==> flow/design.v <==
`timescale 1ns / 1ps
module dp_ram(
    input                         i_clk,
    input                         i_a_wr,
    input  [P_LOG2_RAM_DEPTH-1:0] i_a_addr,
    input          [P_DATA_W-1:0] i_a_data,
    output reg     [P_DATA_W-1:0] o_a_data,
    input                         i_b_wr,
    input  [P_LOG2_RAM_DEPTH-1:0] i_b_addr,
    input          [P_DATA_W-1:0] i_b_data,
    output reg     [P_DATA_W-1:0] o_b_data
    );
   function integer log2;
      input [31:0] value;
      begin
	 value = value-1;
	 for (log2=0; value>0; log2=log2+1)
	   value = value>>1;
      end
   endfunction
   parameter P_DATA_W    = 640;
   parameter P_LOG2_RAM_DEPTH = 9;
   reg [P_DATA_W-1:0] mem [0:2**P_LOG2_RAM_DEPTH-1];
   always @(posedge i_clk) 
   begin
      o_a_data         <= mem[i_a_addr];
      if(i_a_wr) begin
         o_a_data      <= i_a_data;
         mem[i_a_addr] <= i_a_data;
      end
   end
   always @(posedge i_clk) 
   begin
      o_b_data         <= mem[i_b_addr];
      if(i_b_wr) begin
         o_b_data      <= i_b_data;
         mem[i_b_addr] <= i_b_data;
      end
   end
endmodule
`timescale 1ns / 1ps
module fifo(
    input                 i_clk,
    input                 i_reset,
    input  [P_DATA_W-1:0] i_data,
    input                 i_read,
    input                 i_write,
    output [P_DATA_W-1:0] o_data,
    output                o_empty,
    output                o_full
    );
   parameter  P_DATA_W = 11;
   parameter  P_ADDR_W = 8;
   localparam P_DEPTH  = (1 << P_ADDR_W);
   reg  [P_ADDR_W-1:0] wr_addr;
   reg  [P_ADDR_W-1:0] rd_addr;
   reg  [P_DATA_W-1:0] output_data;
   wire [P_DATA_W-1:0] ram_data;
   reg  [P_ADDR_W-1:0] counter;
   assign o_full  = (counter == (P_DEPTH-1));
   assign o_empty = (counter == 0);
   assign o_data  = ram_data; 
   always @(posedge i_clk)
   begin
      if (i_reset) begin
         wr_addr <= 0;
      end else if (i_write) begin
         wr_addr <= wr_addr+1;
      end
   end
   always @(posedge i_clk)
   begin
      if (i_reset) begin
         rd_addr <= 0;
      end else if (i_read) begin
         rd_addr <= rd_addr+1;
      end
   end
   always @(posedge i_clk)
   begin
      if (i_reset) begin
         counter <= 0;
      end else if (i_read && !i_write) begin
         counter <= counter-1;
      end else if (i_write && !i_read) begin
         counter <= counter+1;
      end
   end
   dp_ram #(
      .P_DATA_W(P_DATA_W),
      .P_LOG2_RAM_DEPTH(P_ADDR_W)
      ) buffer (
         .i_clk(i_clk),
         .i_a_wr(i_write),
         .i_a_addr(wr_addr),
         .i_a_data(i_data),
         .o_a_data(),
         .i_b_wr(1'b0),
         .i_b_addr(rd_addr),
         .i_b_data(0),
         .o_b_data(ram_data)
    );
endmodule
`timescale 1ns / 1ps
module bresenham(
      input                        i_clk,
      input                        i_reset,
      input      [P_X_COORD_W-1:0] i_x0,
      input      [P_X_COORD_W-1:0] i_x1,
      input      [P_Y_COORD_W-1:0] i_y0,
      input      [P_Y_COORD_W-1:0] i_y1,
      input                        i_load_vals,
      output reg [P_X_COORD_W-1:0] o_x_val,
      output reg [P_Y_COORD_W-1:0] o_y_val,
      output                       o_vals_rdy,
      output                       o_waiting
    );
   parameter  P_X_COORD_W                 = 11;
   parameter  P_Y_COORD_W                 = 11;
   localparam P_ERROR_W                   = (P_X_COORD_W>P_Y_COORD_W) ? P_X_COORD_W : P_Y_COORD_W;
   localparam STATE__WAITING              = 0;
   localparam STATE__SETUP_IS_STEEP       = 1;
   localparam STATE__SETUP_REV_COORDS     = 2;
   localparam STATE__SETUP_ERROR_AND_STEP = 3;
   localparam STATE__DRAWING              = 4;
   reg                    [2:0] curr_state, next_state;
   reg signed [P_X_COORD_W-1:0] x, x0, x1;
   reg signed [P_Y_COORD_W-1:0] y, y0, y1;
   reg signed [P_X_COORD_W-1:0] delta_x;
   reg signed [P_X_COORD_W-1:0] delta_y;
   reg signed   [P_ERROR_W-1:0] error;
   reg signed             [1:0] ystep;
   reg                          steep;
   reg                          vals_rdy;
   reg                          waiting;
   assign o_vals_rdy   = vals_rdy;
   assign o_waiting    = (curr_state == STATE__WAITING) ? 1'b1 : 1'b0;
   always @(posedge i_clk)
   begin
      if (i_reset) begin
         x              <= 'b0;
         x0             <= 'b0;
         x1             <= 'b0;
         y              <= 'b0;
         y0             <= 'b0;
         y1             <= 'b0;
         error          <= 'b0;
         curr_state     <= STATE__WAITING;
      end else begin
         vals_rdy       <= 0;
         x0             <= x0;
         x1             <= x1;
         y0             <= y0;
         y1             <= y1;
         error          <= error;
         curr_state     <= next_state;
         case (curr_state)
            STATE__WAITING : begin
               if (i_load_vals) begin
                  x0    <= i_x0;
                  x1    <= i_x1;
                  y0    <= i_y0;
                  y1    <= i_y1;
                  error <= 'b0;
               end
            end
            STATE__SETUP_IS_STEEP : begin
               if (y1 > y0) begin
                  if (x1 > x0) begin 
                     steep <= (y1-y0) > (x1-x0);
                  end else begin
                     steep <= (y1-y0) > (x0-x1);
                  end
               end else begin
                  if (x1 > x0) begin 
                     steep <= (y0-y1) > (x1-x0);
                  end else begin
                     steep <= (y0-y1) > (x0-x1);
                  end
               end
            end
            STATE__SETUP_REV_COORDS : begin
               if (steep) begin
                  if (y0 > y1) begin
                     x0      <= y1;
                     x1      <= y0;
                     y0      <= x1;
                     y1      <= x0;
                     delta_x <= y0-y1;
                     delta_y <= (x1>x0 ? x1-x0 : x0-x1);
                  end else begin
                     x0      <= y0;
                     x1      <= y1;
                     y0      <= x0;
                     y1      <= x1;
                     delta_x <= y1-y0;
                     delta_y <= (x1>x0 ? x1-x0 : x0-x1);
                  end
               end else begin
                  if (x0 > x1) begin
                     x0      <= x1;
                     x1      <= x0;
                     y0      <= y1;
                     y1      <= y0;
                     delta_x <= x0-x1;
                     delta_y <= (y1>y0 ? y1-y0 : y0-y1);
                  end else begin
                     delta_x <= x1-x0;
                     delta_y <= (y1>y0 ? y1-y0 : y0-y1);
                  end
               end
            end
            STATE__SETUP_ERROR_AND_STEP : begin
               error <= delta_x >>> 1;
               ystep <= (y0<y1 ? 1 : -1);
               x     <= x0;
               y     <= y0;
            end
            STATE__DRAWING : begin
               if (steep) begin
                  o_x_val <= y;
                  o_y_val <= x;
               end else begin
                  o_x_val <= x;
                  o_y_val <= y;
               end
               x <= x+1;
               if (error-delta_y < 0) begin
                  error <= error-delta_y + delta_x;
                  y     <= y+ystep;
               end else begin
                  error <= error-delta_y;
               end
               vals_rdy <= 1;
            end
         endcase
      end
   end
   always @(curr_state, i_load_vals, x, x1)
   begin
      next_state = curr_state;
      case(curr_state)
         STATE__WAITING : begin
            if (i_load_vals) begin
               next_state = STATE__SETUP_IS_STEEP;
            end 
         end
         STATE__SETUP_IS_STEEP : begin
            next_state = STATE__SETUP_REV_COORDS;
         end
         STATE__SETUP_REV_COORDS : begin
            next_state = STATE__SETUP_ERROR_AND_STEP;
         end
         STATE__SETUP_ERROR_AND_STEP : begin
            next_state = STATE__DRAWING;
         end
         STATE__DRAWING : begin
            if (x == x1) begin
               next_state = STATE__WAITING;
            end 
         end         
      endcase
   end
endmodule
`timescale 1ns / 1ps
module draw_lines(
      input                                      i_clk,
      input                                      i_reset,
      input                    [P_X_COORD_W-1:0] i_x0,
      input                    [P_X_COORD_W-1:0] i_x1,
      input                    [P_Y_COORD_W-1:0] i_y0,
      input                    [P_Y_COORD_W-1:0] i_y1,
      input                                      i_start,
      input                                      i_load_fifo,
      output                                     o_waiting,
      output                                     o_fifo_full,
      output                                     o_wr,
      output                [P_LOG2_RAM_DEPTH-1:0] o_addr
    );
    parameter P_X_COORD_W = 11;
    parameter P_Y_COORD_W = 11;
    parameter P_SCREEN_W = 640;
    parameter P_SCREEN_H = 480;
    parameter P_DATA_W = 1;
    parameter P_LOG2_RAM_DEPTH = 19;
    parameter P_FIFO_ADDR_W = 4;
    localparam STATE__WAITING = 0;
    localparam STATE__CLEAR   = 1;
    localparam STATE__LOAD    = 2;
    localparam STATE__DRAW    = 3;
    reg [1:0] curr_state;
    reg [1:0] next_state;
    wire [P_LOG2_RAM_DEPTH-1:0] bres_addr;
    reg  [P_LOG2_RAM_DEPTH-1:0] buffer_addr;
    wire bres_wr;
    reg  buffer_wr;
    wire [P_DATA_W-1:0] bres_data;
    reg  [P_DATA_W-1:0] buffer_data;
    wire                   bres_waiting;
    wire                   load_vals;
    wire [P_X_COORD_W-1:0] fifo_x0;
    wire [P_X_COORD_W-1:0] fifo_x1;
    wire [P_Y_COORD_W-1:0] fifo_y0;
    wire [P_Y_COORD_W-1:0] fifo_y1;
    wire     [P_X_COORD_W-1:0] x_val;
    wire     [P_Y_COORD_W-1:0] y_val;
    wire fifo_empty;
    wire fifo_full;
    assign o_fifo_full = fifo_full;
    assign o_waiting  = (curr_state == STATE__WAITING) ? 1'b1 : 1'b0;
    fifo #(.P_DATA_W(P_X_COORD_W), .P_ADDR_W(P_FIFO_ADDR_W)) x0_in_buffer (
		.i_clk(i_clk), 
		.i_reset(i_reset), 
		.i_data(i_x0), 
		.i_read(load_vals), 
		.i_write(i_load_fifo), 
		.o_data(fifo_x0), 
		.o_empty(fifo_empty), 
		.o_full(fifo_full)
	 );
    fifo #(.P_DATA_W(P_X_COORD_W), .P_ADDR_W(P_FIFO_ADDR_W)) x1_in_buffer (
		.i_clk(i_clk), 
		.i_reset(i_reset), 
		.i_data(i_x1), 
		.i_read(load_vals), 
		.i_write(i_load_fifo), 
		.o_data(fifo_x1), 
		.o_empty(), 
		.o_full()
	 );
    fifo #(.P_DATA_W(P_Y_COORD_W), .P_ADDR_W(P_FIFO_ADDR_W)) y0_in_buffer (
		.i_clk(i_clk), 
		.i_reset(i_reset), 
		.i_data(i_y0), 
		.i_read(load_vals), 
		.i_write(i_load_fifo), 
		.o_data(fifo_y0), 
		.o_empty(), 
		.o_full()
	 );
    fifo #(.P_DATA_W(P_Y_COORD_W), .P_ADDR_W(P_FIFO_ADDR_W)) y1_in_buffer (
		.i_clk(i_clk), 
		.i_reset(i_reset), 
		.i_data(i_y1), 
		.i_read(load_vals), 
		.i_write(i_load_fifo), 
		.o_data(fifo_y1), 
		.o_empty(), 
		.o_full()
	 );
    always @(posedge i_clk) 
    begin
      if (i_reset) begin
         curr_state <= STATE__WAITING;
      end else begin
         curr_state <= next_state;
      end
    end
   always @(curr_state, i_start, bres_waiting, fifo_empty)
   begin
      next_state = curr_state;
      case(curr_state)
         STATE__WAITING : begin
            if (i_start == 1'b1) begin
               next_state = STATE__LOAD;
            end
         end
         STATE__LOAD : begin
            next_state = STATE__DRAW;
         end
         STATE__DRAW : begin
            if (bres_waiting && fifo_empty) begin
               next_state = STATE__WAITING;
            end else if (~fifo_empty && bres_waiting) begin
               next_state = STATE__LOAD;
            end
         end
      endcase
   end
	bresenham bres (
		.i_clk(i_clk), 
		.i_reset(i_reset), 
		.i_x0(fifo_x0), 
		.i_x1(fifo_x1), 
		.i_y0(fifo_y0), 
		.i_y1(fifo_y1), 
		.i_load_vals(load_vals), 
      .o_x_val(x_val),
      .o_y_val(y_val),
		.o_vals_rdy(bres_wr),
      .o_waiting(bres_waiting)
	);
   assign load_vals = (curr_state == STATE__LOAD) ? 1'b1 : 1'b0;
   assign o_wr   = buffer_wr;
   assign o_addr = buffer_addr;
   assign bres_addr  = P_SCREEN_W*y_val+x_val;
   assign bres_data  = 1;
   always @(bres_addr, 
            bres_wr, 
            bres_data, 
            curr_state)
   begin
      case (curr_state)
         STATE__DRAW : begin
            buffer_wr   = bres_wr;
            buffer_addr = bres_addr;
            buffer_data = bres_data;
         end
         default : begin
            buffer_wr   = 1'b0;
            buffer_addr = 0;
            buffer_data = 0;
         end
      endcase
   end
endmodule
======== From RTL to reports: draw_lines ========
Tool output for the design above before and after an edit, in the order of the flow.
Lines under "unedited" count in the file above, lines under "edited" in the edited file.
"difference": "edited" minus "unedited" as printed here.
Not given: --
set-up
  top ..................................... draw_lines
  clock ................................... i_clk
  cell library ............................ sky130hd
  timing corner ........................... tt_025C_1v80

======== Diff ========
The edit as a unified diff against the file above.
The edited RTL no longer does the same as the RTL above: the edit was made by script, with no optimisation intended.
begin of diff
@@ -309,4 +309,7 @@
     assign o_fifo_full = fifo_full;
     assign o_waiting  = (curr_state == STATE__WAITING) ? 1'b1 : 1'b0;
+    wire fifo_full_a, fifo_full_b;
+    wire [P_X_COORD_W-1:0] fifo_x0_a, fifo_x0_b;
+    wire fifo_empty_a, fifo_empty_b;
     fifo #(.P_DATA_W(P_X_COORD_W), .P_ADDR_W(P_FIFO_ADDR_W)) x0_in_buffer (
 		.i_clk(i_clk), 
@@ -315,8 +318,14 @@
 		.i_read(load_vals), 
 		.i_write(i_load_fifo), 
-		.o_data(fifo_x0), 
-		.o_empty(fifo_empty), 
-		.o_full(fifo_full)
+		.o_data(fifo_x0_a), 
+		.o_empty(fifo_empty_a), 
+		.o_full(fifo_full_a)
 	 );
+    fifo #(.P_DATA_W(P_X_COORD_W), .P_ADDR_W(P_FIFO_ADDR_W)) x0_in_buffer_2 (.i_clk(i_clk),
+        .i_reset(i_reset), .i_data(i_x0), .i_read(~load_vals), .i_write(i_load_fifo),
+        .o_data(fifo_x0_b), .o_empty(fifo_empty_b), .o_full(fifo_full_b));
+    assign fifo_full = fifo_full_a ^ fifo_full_b;
+    assign fifo_x0 = fifo_x0_a ^ fifo_x0_b;
+    assign fifo_empty = fifo_empty_a ^ fifo_empty_b;
     fifo #(.P_DATA_W(P_X_COORD_W), .P_ADDR_W(P_FIFO_ADDR_W)) x1_in_buffer (
 		.i_clk(i_clk), 
end of diff

======== Word-level counts ========
Yosys after proc, flatten, opt, wreduce and memory -nomap, before mapping. Memory bits, and registers merged into a memory's read port (data or address), are not among the register bits. Print and check cells are not counted.
Yosys's memory passes give these memory sizes; they may raise the number of words (mostly to a power of two), join words into wider ones and drop unused or constant bits.
cells by class
  element                           unedited  edited  difference
  add/subtract/negate cells         20        24      +4
  reductions and logical operators  24        28      +4
  equality and inequality tests     14        15      +1
  $lt $le $gt $ge                   10        10      0
  bitwise operators                 2         6       +4
  multiply operators                1         1       0
  muxes and demuxes                 62        65      +3
operator list
  kind                                                                 unedited  edited  difference
  4-bit by 1-bit adder with 4-bit output (second input constant)       9         12      +3
  4-bit two-way mux                                                    6         9       +3
  1-bit logical AND                                                    4         6       +2
  1-bit XOR                                                            0         2       +2
  2-bit nonzero test                                                   3         4       +1
  1-bit inverter                                                       2         3       +1
  4-bit == test (second input constant)                                1         2       +1
  4-bit zero test                                                      1         2       +1
  4-bit by 1-bit subtractor with 4-bit output (second input constant)  1         2       +1
  11-bit XOR                                                           0         1       +1
Unchanged operator kinds not shown: 35.
word-level totals
  element                          unedited  edited  difference
  input port bits                  48        48      0
  word width x clocked read ports  44        55      +11
  word-level cells                 162       182     +20
  RAM bits                         704       880     +176
  memories kept                    4         5       +1
  flip-flop bits (word level)      166       178     +12
memories
  element                                  unedited                                                                                                                                                                edited
  words x width with read and write ports  x0_in_buffer.buffer.mem 16 x 11 bit 1R1W; x1_in_buffer.buffer.mem 16 x 11 bit 1R1W; y0_in_buffer.buffer.mem 16 x 11 bit 1R1W; y1_in_buffer.buffer.mem 16 x 11 bit 1R1W  x0_in_buffer.buffer.mem 16 x 11 bit 1R1W; x0_in_buffer_2.buffer.mem 16 x 11 bit 1R1W; x1_in_buffer.buffer.mem 16 x 11 bit 1R1W; y0_in_buffer.buffer.mem 16 x 11 bit 1R1W; y1_in_buffer.buffer.mem 16 x 11 bit 1R1W

======== Logic depth ========
Yosys ltp: most cells in a row. Word level: on the elaborated netlist, between registers, memories and ports. Mapped: between sequential cells and ports; inverters and the memories' decode and read muxes count.
depth
  element                  unedited  edited  difference
  depth after elaboration  6         7       +1
  ABC_AREA                 0         0       --
  depth in mapped cells    20        21      +1

======== After synthesis ========
Source: synth_stat.txt of the flow (Yosys; design flattened, memories mapped). It holds for the ABC_AREA given above (unset counts as 0); a run with the other value may have another netlist.
cells by type
  type                       unedited  edited  difference
  sky130_fd_sc_hd__edfxtp_1  751       927     +176
  sky130_fd_sc_hd__a21oi_1   98        184     +86
  sky130_fd_sc_hd__nand2_1   121       60      -61
  sky130_fd_sc_hd__mux4_2    220       275     +55
  sky130_fd_sc_hd__nor2_1    126       175     +49
  sky130_fd_sc_hd__o221ai_1  46        5       -41
  sky130_fd_sc_hd__a22oi_2   40        0       -40
  sky130_fd_sc_hd__mux2i_1   89        128     +39
  sky130_fd_sc_hd__o22ai_2   37        0       -37
  sky130_fd_sc_hd__o21ai_0   49        79      +30
  sky130_fd_sc_hd__xnor2_1   72        97      +25
  sky130_fd_sc_hd__dfxtp_1   165       188     +23
  sky130_fd_sc_hd__and2_1    85        105     +20
  sky130_fd_sc_hd__o22ai_1   20        4       -16
  sky130_fd_sc_hd__buf_2     21        34      +13
  sky130_fd_sc_hd__a211oi_1  20        30      +10
  sky130_fd_sc_hd__buf_1     31        22      -9
  sky130_fd_sc_hd__a211oi_2  1         10      +9
Unchanged cell types not shown: 3.
Not every row of either side is listed.
synthesis totals
  element                            unedited  edited   difference
  chip area (Yosys) (µm²)            42201.7   49501.2  +7299.5
  sequential part of the area (µm²)  25854.8   31600.3  +5745.5
  mapped flip-flops                  916       1115     +199
  cells in the netlist               2724      3095     +371
  buffers                            141       152      +11
By module: a second synthesis without flattening, with its own total; a netlist apart from the flattened one above.
second synthesis, totals
  element                                        unedited  edited   difference
  cells (unflattened synthesis)                  5760      6809     +1049
  area total of the unflattened synthesis (µm²)  59383.2   71075.7  +11692.5
Each row is one instance without its submodules.
modules, unedited
  module      sequential area (µm²)  area (µm²)  cells  instances
  dp_ram      5725.5                 10985.5     972    4
  bresenham   3052.9                 12040.3     1489   1
  fifo        240.2                  594.3       64     4
  draw_lines  60.1                   1023.5      127    1
modules, edited
  module      sequential area (µm²)  area (µm²)  cells  instances
  dp_ram      5725.5                 10985.5     972    5
  bresenham   3052.9                 12040.3     1489   1
  fifo        240.2                  594.3       64     5
  draw_lines  60.1                   1136.1      140    1

======== Worst setup path after synthesis ========
Source: OpenSTA report_checks on the synthesized netlist (no wires, ideal clock, input and output delay 20% of the period each), path of least setup slack; recovery checks are left aside. Register names are those of the netlist, which keeps one name where synthesis merged equal registers.
path post-synthesis
  element                            unedited             edited               difference
  path kind                          reg2reg              reg2reg              --
  start                              register bres.y1[0]  register bres.y0[0]  --
  end                                register bres.steep  register bres.steep  --
  period (ps)                        5000                 5000                 0
  launch time at the first pin (ps)  0                    0                    0
  delay of the path (ps)             3777                 3665                 -112
  stages on the path                 20                   19                   -1
  setup slack (ps)                   1223                 1335                 +112
  arrival (ps)                       3507                 3513                 +6
  library setup time (ps)            270                  152                  -118
  required time (ps)                 4730                 4848                 +118
  path buffers                       0                    0                    0
  synthesis period reached (ps)      3777                 3665                 -112
"delay of the path" = arrival - input delay + setup time.
"stages on the path" counts driving pins, that of a launching flip-flop among them; a cell with two outputs on the path counts twice.
"synthesis period reached" is the clock period less the worst setup slack; recovery checks do not enter. This is arithmetic on one report: input and output delays are still those of the set period (20% each).
Between the ends stands the longest chain of elaborated cells between them, by number of cells; it is not shown to be the way that was timed. Of several equally long chains one is given.
Each line given opens the expression or statement behind the cell; cells for indexed reads and writes are added by Yosys, which also makes memories of some case tables.
At most two assigning lines are given for a register; there are more.
between the ends, post-synthesis, unedited
  path through ............................ sky130_fd_sc_hd__dfxtp_1 -> sky130_fd_sc_hd__inv_1 -> sky130_fd_sc_hd__ha_1 -> sky130_fd_sc_hd__inv_1 -> sky130_fd_sc_hd__fa_1 -> sky130_fd_sc_hd__a21o_1 -> sky130_fd_sc_hd__a21oi_1 -> sky130_fd_sc_hd__o21bai_1 -> sky130_fd_sc_hd__a21oi_1 -> sky130_fd_sc_hd__nor2_1 -> sky130_fd_sc_hd__a211o_1 -> sky130_fd_sc_hd__xnor2_1 -> sky130_fd_sc_hd__ha_1 -> sky130_fd_sc_hd__nand4_1 -> sky130_fd_sc_hd__nor3_1 -> sky130_fd_sc_hd__a21oi_1 -> sky130_fd_sc_hd__maj3_1 -> sky130_fd_sc_hd__a21oi_1 -> sky130_fd_sc_hd__o221a_1 -> sky130_fd_sc_hd__a211oi_2
  length of the longest elaborated chain .. 4
  elaborated cells on any way between the ends .. 10
  those cells by class .................... add/sub: 2; compare: 5; mux: 3
RTL lines, path post-synthesis, unedited
  element              RTL line  source
  start, declared      128       reg signed [P_Y_COORD_W-1:0] y, y0, y1;
  start, assigned      154       y1             <= y1;
  start, assigned      163       y1    <= i_y1;
  11-bit subtractor    178       steep <= (y0-y1) > (x0-x1);
  11-bit > comparator  178
  1-bit two-way mux    175       if (x1 > x0) begin
  1-bit two-way mux    168       if (y1 > y0) begin
  end, assigned        170       steep <= (y1-y0) > (x1-x0);
  end, assigned        172       steep <= (y1-y0) > (x0-x1);
  end, declared        133       reg                          steep;
between the ends, post-synthesis, edited
  path through ............................ sky130_fd_sc_hd__dfxtp_1 -> sky130_fd_sc_hd__ha_1 -> sky130_fd_sc_hd__inv_1 -> sky130_fd_sc_hd__fa_1 -> sky130_fd_sc_hd__a21o_1 -> sky130_fd_sc_hd__a21oi_1 -> sky130_fd_sc_hd__nor2b_1 -> sky130_fd_sc_hd__o21ai_1 -> sky130_fd_sc_hd__nand2b_1 -> sky130_fd_sc_hd__a221oi_1 -> sky130_fd_sc_hd__xnor2_1 -> sky130_fd_sc_hd__ha_1 -> sky130_fd_sc_hd__nand2b_1 -> sky130_fd_sc_hd__nor3_1 -> sky130_fd_sc_hd__a211oi_1 -> sky130_fd_sc_hd__nand2_1 -> sky130_fd_sc_hd__o31a_1 -> sky130_fd_sc_hd__or3_1 -> sky130_fd_sc_hd__a31oi_1
  length of the longest elaborated chain .. 4
  elaborated cells on any way between the ends .. 10
  those cells by class .................... add/sub: 2; compare: 5; mux: 3
RTL lines, path post-synthesis, edited
  element              RTL line  source
  start, declared      128       reg signed [P_Y_COORD_W-1:0] y, y0, y1;
  start, assigned      153       y0             <= y0;
  start, assigned      162       y0    <= i_y0;
  11-bit subtractor    178       steep <= (y0-y1) > (x0-x1);
  11-bit > comparator  178
  1-bit two-way mux    175       if (x1 > x0) begin
  1-bit two-way mux    168       if (y1 > y0) begin
  end, assigned        170       steep <= (y1-y0) > (x1-x0);
  end, assigned        172       steep <= (y1-y0) > (x0-x1);
  end, declared        133       reg                          steep;

======== Path in the finished layout ========
Path of least setup slack in the final report of each run of set A (OpenROAD, finished layout, wires in). Where an end is a register, its clock arrival counts in the times.
The path's times are printed in steps of 10 ps; the period is the one set.
path post-layout
  element                            unedited                  edited                    difference
  path kind                          reg2out                   reg2out                   --
  start                              register bres.o_y_val[1]  register bres.o_y_val[1]  --
  end                                output o_addr[15]         output o_addr[17]         --
  period (ps)                        5000                      5000                      0
  path buffers                       1                         1                         0
  arrival (ps)                       3650                      3740                      +90
  launch time at the first pin (ps)  660                       700                       +40
  stages on the path                 14                        14                        0
  required time (ps)                 4000                      4000                      0
  setup slack (ps)                   350                       260                       -90
Between the ends stands the longest chain of elaborated cells between them, by number of cells; it is not shown to be the way that was timed. Of several equally long chains one is given.
between the ends, post-layout, unedited
  path through ............................ sky130_fd_sc_hd__edfxtp_1 -> sky130_fd_sc_hd__ha_1 -> sky130_fd_sc_hd__ha_1 -> sky130_fd_sc_hd__inv_1 -> sky130_fd_sc_hd__fa_1 -> sky130_fd_sc_hd__inv_1 -> sky130_fd_sc_hd__a21oi_1 -> sky130_fd_sc_hd__o21bai_1 -> sky130_fd_sc_hd__xor2_1 -> sky130_fd_sc_hd__and2_4 -> sky130_fd_sc_hd__nand2_1 -> sky130_fd_sc_hd__xnor2_1 -> sky130_fd_sc_hd__and2_1 -> sky130_fd_sc_hd__clkdlybuf4s50_1
  length of the longest elaborated chain .. 3
  elaborated cells on any way between the ends .. 3
  those cells by class .................... add/sub: 1; mul: 1; mux: 1
RTL lines, path post-layout, unedited
  element                                        RTL line  source
  start, declared                                114       output reg [P_Y_COORD_W-1:0] o_y_val,
  start, assigned                                222       o_y_val <= x;
  start, assigned                                225       o_y_val <= y;
  3-bit by 11-bit multiplier with 12-bit output  396       assign bres_addr  = P_SCREEN_W*y_val+x_val;
  19-bit by 11-bit adder with 19-bit output      396
  19-bit two-way mux                             403       case (curr_state)
  end, declared                                  278       output                [P_LOG2_RAM_DEPTH-1:0] o_addr
between the ends, post-layout, edited
  path through ............................ sky130_fd_sc_hd__edfxtp_1 -> sky130_fd_sc_hd__ha_1 -> sky130_fd_sc_hd__ha_1 -> sky130_fd_sc_hd__inv_1 -> sky130_fd_sc_hd__fa_1 -> sky130_fd_sc_hd__inv_1 -> sky130_fd_sc_hd__a21o_1 -> sky130_fd_sc_hd__a21oi_2 -> sky130_fd_sc_hd__xnor2_1 -> sky130_fd_sc_hd__and3_1 -> sky130_fd_sc_hd__nand3_1 -> sky130_fd_sc_hd__xnor2_1 -> sky130_fd_sc_hd__and2_1 -> sky130_fd_sc_hd__clkdlybuf4s50_1
  length of the longest elaborated chain .. 3
  elaborated cells on any way between the ends .. 3
  those cells by class .................... add/sub: 1; mul: 1; mux: 1
RTL lines, path post-layout, edited
  element                                        RTL line  source
  start, declared                                114       output reg [P_Y_COORD_W-1:0] o_y_val,
  start, assigned                                222       o_y_val <= x;
  start, assigned                                225       o_y_val <= y;
  3-bit by 11-bit multiplier with 12-bit output  405       assign bres_addr  = P_SCREEN_W*y_val+x_val;
  19-bit by 11-bit adder with 19-bit output      405
  19-bit two-way mux                             412       case (curr_state)
  end, declared                                  278       output                [P_LOG2_RAM_DEPTH-1:0] o_addr

======== Measured runs ========
Runs of the flow (Yosys, OpenROAD) on both versions; the two runs of a pair have the same settings. The constraints put input and output delay at 20% of the set period each and load the outputs with 0.01 pF.
settings, set A
  period_ns ............................... 5.0
  CAP_MARGIN .............................. 20
  CORE_MARGIN ............................. 2
  CORE_UTILIZATION ........................ 40
  SLEW_MARGIN ............................. 20
measured results, set A
  element                                                  unedited  edited    difference
  die footprint (µm²)                                      108119.0  126583.0  +18464.0
  period reached (ps)                                      4654      4742      +88
  total power after layout (uW)                            20363     24975     +4612
  mapped cell area after synthesis (µm²)                   42201.7   49501.2   +7299.5
  utilization after layout                                 0.451     0.45      -0.001
  lowest setup slack (ps)                                  346       258       -88
  setup TNS (ps)                                           0         0         0
  worst hold slack after layout (ps)                       482       481       -1
  area of the standard cells in the finished layout (µm²)  47360.4   55543.3   +8182.9
settings, set B
  ABC_AREA ................................ 1
  CORE_ASPECT_RATIO ....................... 1.28
  CORE_UTILIZATION ........................ 17
  CTS_CLUSTER_DIAMETER .................... 161
  GPL_ROUTABILITY_DRIVEN .................. 1
  GPL_TIMING_DRIVEN ....................... 1
  MIN_ROUTING_LAYER ....................... met1
  PLACE_DENSITY ........................... 0.64
  SETUP_SLACK_MARGIN ...................... 0.47
  TNS_END_PERCENT ......................... 20
  period_ns ............................... 5.97
  CAP_MARGIN .............................. 20
  CORE_MARGIN ............................. 2
  SLEW_MARGIN ............................. 20
measured results, set B
  element                                                  unedited  edited    difference
  die footprint (µm²)                                      260823.0  306123.0  +45300.0
  period reached (ps)                                      5005      5115      +110
  total power after layout (uW)                            17436     20792     +3356
  mapped cell area after synthesis (µm²)                   43643.1   51285.4   +7642.3
  utilization after layout                                 0.199     0.2       +0.001
  lowest setup slack (ps)                                  965       855       -110
  setup TNS (ps)                                           0         0         0
  worst hold slack after layout (ps)                       456       495       +39
  area of the standard cells in the finished layout (µm²)  50741.2   60017.6   +9276.4
"period reached" is the run's clock period less its worst setup slack. It is reckoned from that one timing run; input and output delays stay at 20% of the period that was set.
By "total power after layout" is meant OpenSTA's value without simulated activity: inputs other than the clock are taken to toggle once in ten clock periods, and the tool carries that through the logic.
